==> flow/design.v <==
module debounce (
  clk,
  reset_n,
  data_in,
  data_out
);
  parameter WIDTH = 32;            
  parameter POLARITY = "HIGH";     
  parameter TIMEOUT = 50000;       
  parameter TIMEOUT_WIDTH = 16;    
  input wire clk;
  input wire reset_n;
  input wire [WIDTH-1:0] data_in;
  output wire [WIDTH-1:0] data_out;
  reg [TIMEOUT_WIDTH-1:0] counter [0:WIDTH-1];
  wire counter_reset [0:WIDTH-1];
  wire counter_enable [0:WIDTH-1];
  genvar i;
  generate for (i = 0; i < WIDTH; i = i+1)
  begin:  debounce_counter_loop
    always @ (posedge clk or negedge reset_n)
    begin
      if (reset_n == 0)
      begin
        counter[i] <= 0;
      end
      else
      begin
        if (counter_reset[i] == 1)   
        begin
          counter[i] <= 0;
        end
        else if (counter_enable[i] == 1)
        begin
          counter[i] <= counter[i] + 1'b1;
        end
      end
    end
    if (POLARITY == "HIGH")
    begin
      assign counter_reset[i] = (data_in[i] == 0);
      assign counter_enable[i] = (data_in[i] == 1) & (counter[i] < TIMEOUT);
      assign data_out[i] = (counter[i] == TIMEOUT) ? 1'b1 : 1'b0;
    end
    else
    begin
      assign counter_reset[i] = (data_in[i] == 1);
      assign counter_enable[i] = (data_in[i] == 0) & (counter[i] < TIMEOUT);
      assign data_out[i] = (counter[i] == TIMEOUT) ? 1'b0 : 1'b1;    
    end
  end  
  endgenerate
endmodule
# Step by step through the tools: debounce
# What the tools print for debounce, step after step.
# Line numbers count from 1 in the design file above.
# Cell names lack the library's common part.
# Not given: --
# setup
top	debounce
clock_port	clk
library	sky130hd
lib_corner	tt_025C_1v80

# Word-level counts
# Yosys after proc, flatten, opt, wreduce and memory -nomap, before mapping. Print and check cells are not counted. Equal cells are merged and count once.
# word_totals
inputBits	34
reg_bits	512
elab_cells	288
# classes
bitwise	32
n_eq	64
compare	32
muxes	96
n_addsub	32
# ops
cell	n
two-way mux 16 bit	64
adder 16 x 1 -> 16 bit with constant B	32
< comparator 16 bit with constant B	32
== test 16 bit with constant B	32
inequality test 2 x 1 -> 1 bit with constant B	32
AND 1 bit	32
two-way mux 1 bit	32

# Depth
# Yosys ltp: most cells in a row. Word level: on the elaborated netlist, between registers, memories and ports. Mapped: between sequential cells and ports; inverters and the memories' decode and read muxes count.
# logic_depth
word_depth	4
ABC_AREA	0
mapped_depth	7

# After synthesis
# The flow's flattened synthesis, as Yosys stat reports it; memories are mapped. The netlist is that of the ABC_AREA named above (0 if unset); the other value can give another one.
# types
cell_type	n	area_total_um2
dfrtp_1	512	1.28E+04
and2_1	337	2.11E+03
xor2_1	207	1.81E+03
xnor2_1	132	1.16E+03
nand3_1	211	1.06E+03
nand2_1	270	1.01E+03
ha_1	64	800.768
nor3_1	150	750.72
nand4_1	96	600.576
nor4_1	91	569.296
a21boi_0	75	563.04
mux2i_1	55	550.528
inv_1	127	476.707
o21ai_0	85	425.408
a21oi_1	77	385.37
and3_1	60	375.36
and4_1	40	350.336
nand2b_1	51	319.056
# Not listed: further types 40, cells in them 457.
# synth_totals
ffs	512
area_um2	28981.5
stdcells	3097
buf_cells	80
seqArea_um2	12812.3

# Path before layout
# Path of least setup slack by OpenSTA after synthesis, without wires, with an ideal clock, recovery checks aside; 20% of the period is set as input and as output delay. Where synthesis merged equal registers, the netlist keeps one of their names.
# synth_timing
path_kind	register -> output
start	register counter[29][12]
end	output port data_out[29]
setup_slack_ps	2208
out_delay_ps	1000
path_delay_ps	1792
n_path_buf	0
clock_period_ps	5000
driving_pins	4
t_first_pin_ps	0
t_arrival_ps	1792
synth_period_reached_ps	2792
# "path_delay_ps" = arrival - input delay + setup time.
# At an output port there is no setup time.
# "driving_pins": output pins that drive a net of the path, with the launching flip-flop's if there is one; two outputs of one cell count as two.
# "synth_period_reached_ps" = period - worst setup slack (recovery checks aside). The figure is calculated, with input and output delays left at 20% of the set period.
# The rows between start and end are the longest chain of elaborated cells between them; the timing report does not say that the signal goes this way. Where chains are equally long, one stands for them.
# A line is the first line of the expression or statement that the cell stems from. Yosys adds cells for indexed reads and writes and turns some case tables into memories.
# A register here has more assigning lines than the two given.
# synth_via
path_cell_list	dfrtp_1 -> or4_1 -> or4b_2 -> nor3_1
elab_chain_len	2
# synth_rtl
item	line_no	source
from (decl)	15	reg [TIMEOUT_WIDTH-1:0] counter [0:WIDTH-1];
from (assign)	25	counter[i] <= 0;
from (assign)	35	counter[i] <= counter[i] + 1'b1;
== test 16 bit	43	assign data_out[i] = (counter[i] == TIMEOUT) ? 1'b1 : 1'b0;
two-way mux 1 bit	43
to (decl)	14	output wire [WIDTH-1:0] data_out;

# Path in the finished layout
# From the final timing report of run 1: the path of least setup slack in the routed layout; clock arrival at registers is part of the times.
# The path's times are printed in steps of 10 ps; the period is the one set.
# layout_timing
path_kind	register -> output
start	register counter[29][12]
end	output port data_out[29]
clock_period_ps	3990
t_first_pin_ps	600
driving_pins	5
n_path_buf	1
t_arrival_ps	2900
setup_slack_ps	290
out_delay_ps	800
# The rows between start and end are the longest chain of elaborated cells between them; the timing report does not say that the signal goes this way. Where chains are equally long, one stands for them.
# A register here has more assigning lines than the two given.
# layout_via
path_cell_list	dfrtp_1 -> or4_1 -> or4b_2 -> nor3_1 -> clkdlybuf4s50_1
elab_chain_len	2
# layout_rtl
item	line_no	source
from (decl)	15	reg [TIMEOUT_WIDTH-1:0] counter [0:WIDTH-1];
from (assign)	25	counter[i] <= 0;
from (assign)	35	counter[i] <= counter[i] + 1'b1;
== test 16 bit	43	assign data_out[i] = (counter[i] == TIMEOUT) ? 1'b1 : 1'b0;
two-way mux 1 bit	43
to (decl)	14	output wire [WIDTH-1:0] data_out;

Subject: flow runs of debounce

Hi,

Measured results for debounce: 4 stored runs of the Yosys and OpenROAD flow on sky130hd. The settings differ; the order carries no meaning. The constraints put input and output delay at 20% of the set period each and load the outputs with 0.01 pF.
"timing.achieved_period_ps": clock period set for the run, less the worst setup slack. It is reckoned from that one timing run; input and output delays stay at 20% of the period that was set.
"worstPathTime_ps": the worst setup path's part of the clock period (all of it between registers, 20% less for each end at a port) less its slack. A launch clock that arrives late makes it longer, a capture clock that arrives late makes it shorter.
"worstPathTime_ps" is known to 10 ps.

Run 1, flow files:
==> flow/run.sh <==
#!/bin/bash
# the make line also repeats the synthesis and layout settings of config.mk as NAME=value (left out here)
make -C /OpenROAD-flow-scripts/flow DESIGN_CONFIG=/design/flow/config.mk WORK_HOME=/design/flow/orfs CLKGATE_MAP_FILE= finish
==> flow/config.mk <==
export PLATFORM = sky130hd
export DESIGN_NAME = debounce
export DESIGN_NICKNAME = debounce
export VERILOG_FILES = /design/flow/design.v
export SDC_FILE = /design/flow/constraint.sdc
export NUM_CORES = 4
export LEC_CHECK = 0
export CAP_MARGIN = 20
export CORE_MARGIN = 2
export CORE_UTILIZATION = 58
export SLEW_MARGIN = 20
==> flow/constraint.sdc <==
create_clock -name core_clock -period 3.99 [get_ports {clk}]
set_input_delay 0.7980 -clock core_clock [delete_from_list [all_inputs] [get_ports {clk}]]
set_output_delay 0.7980 -clock core_clock [all_outputs]
set_load 0.01 [all_outputs]

==> results of run 1, as CSV <==
result,value
synthArea_um2,28981.5
tns_ps,0
setup_worst_slack_ps,290
timing.achieved_period_ps,3700
worstPathTime_ps,2900
worst_setup_path_type,"register -> output"
final_die_area_um2,51772.2
utilization_frac,0.656

Run 2, flow files:
==> flow/run.sh <==
#!/bin/bash
# the make line also repeats the synthesis and layout settings of config.mk as NAME=value (left out here)
make -C /OpenROAD-flow-scripts/flow DESIGN_CONFIG=/design/flow/config.mk WORK_HOME=/design/flow/orfs CLKGATE_MAP_FILE= finish
==> flow/config.mk <==
export PLATFORM = sky130hd
export DESIGN_NAME = debounce
export DESIGN_NICKNAME = debounce
export VERILOG_FILES = /design/flow/design.v
export SDC_FILE = /design/flow/constraint.sdc
export NUM_CORES = 4
export LEC_CHECK = 0
export CAP_MARGIN = 40
export CORE_MARGIN = 2
export CORE_UTILIZATION = 50
export CTS_CLUSTER_DIAMETER = 47
export CTS_CLUSTER_SIZE = 83
export HOLD_SLACK_MARGIN = 0.15
export MIN_ROUTING_LAYER = met2
export PLACE_DENSITY_LB_ADDON = 0.04
export SLEW_MARGIN = 20
==> flow/constraint.sdc <==
create_clock -name core_clock -period 7.15 [get_ports {clk}]
set_input_delay 1.4300 -clock core_clock [delete_from_list [all_inputs] [get_ports {clk}]]
set_output_delay 1.4300 -clock core_clock [all_outputs]
set_load 0.01 [all_outputs]

==> results of run 2, as CSV <==
result,value
synthArea_um2,28981.5
tns_ps,0
setup_worst_slack_ps,2752
timing.achieved_period_ps,4398
worstPathTime_ps,2970
worst_setup_path_type,"register -> output"
final_die_area_um2,59905.0
utilization_frac,0.578

Run 3, flow files:
==> flow/run.sh <==
#!/bin/bash
# the make line also repeats the synthesis and layout settings of config.mk as NAME=value (left out here)
make -C /OpenROAD-flow-scripts/flow DESIGN_CONFIG=/design/flow/config.mk WORK_HOME=/design/flow/orfs CLKGATE_MAP_FILE= finish
==> flow/config.mk <==
export PLATFORM = sky130hd
export DESIGN_NAME = debounce
export DESIGN_NICKNAME = debounce
export VERILOG_FILES = /design/flow/design.v
export SDC_FILE = /design/flow/constraint.sdc
export NUM_CORES = 4
export LEC_CHECK = 0
export CAP_MARGIN = 20
export CELL_PAD_IN_SITES_DETAIL_PLACEMENT = 0
export CORE_ASPECT_RATIO = 0.92
export CORE_MARGIN = 2
export CORE_UTILIZATION = 72
export CTS_CLUSTER_DIAMETER = 192
export CTS_CLUSTER_SIZE = 49
export PLACE_DENSITY_LB_ADDON = 0.29
export SETUP_SLACK_MARGIN = 0.26
export SLEW_MARGIN = 10
==> flow/constraint.sdc <==
create_clock -name core_clock -period 2.63 [get_ports {clk}]
set_input_delay 0.5260 -clock core_clock [delete_from_list [all_inputs] [get_ports {clk}]]
set_output_delay 0.5260 -clock core_clock [all_outputs]
set_load 0.01 [all_outputs]

==> results of run 3, as CSV <==
result,value
synthArea_um2,28981.5
tns_ps,-845
setup_worst_slack_ps,-209
timing.achieved_period_ps,2839
worstPathTime_ps,2310
worst_setup_path_type,"register -> output"
final_die_area_um2,41874.0
utilization_frac,0.813

Run 4, flow files:
==> flow/run.sh <==
#!/bin/bash
# the make line also repeats the synthesis and layout settings of config.mk as NAME=value (left out here)
make -C /OpenROAD-flow-scripts/flow DESIGN_CONFIG=/design/flow/config.mk WORK_HOME=/design/flow/orfs CLKGATE_MAP_FILE= finish
==> flow/config.mk <==
export PLATFORM = sky130hd
export DESIGN_NAME = debounce
export DESIGN_NICKNAME = debounce
export VERILOG_FILES = /design/flow/design.v
export SDC_FILE = /design/flow/constraint.sdc
export NUM_CORES = 4
export LEC_CHECK = 0
export CAP_MARGIN = 20
export CORE_MARGIN = 2
export CORE_UTILIZATION = 50
export SLEW_MARGIN = 20
==> flow/constraint.sdc <==
create_clock -name core_clock -period 4.31 [get_ports {clk}]
set_input_delay 0.8620 -clock core_clock [delete_from_list [all_inputs] [get_ports {clk}]]
set_output_delay 0.8620 -clock core_clock [all_outputs]
set_load 0.01 [all_outputs]

==> results of run 4, as CSV <==
result,value
synthArea_um2,28981.5
tns_ps,0
setup_worst_slack_ps,522
timing.achieved_period_ps,3788
worstPathTime_ps,2930
worst_setup_path_type,"register -> output"
final_die_area_um2,59905.0
utilization_frac,0.565

Regards
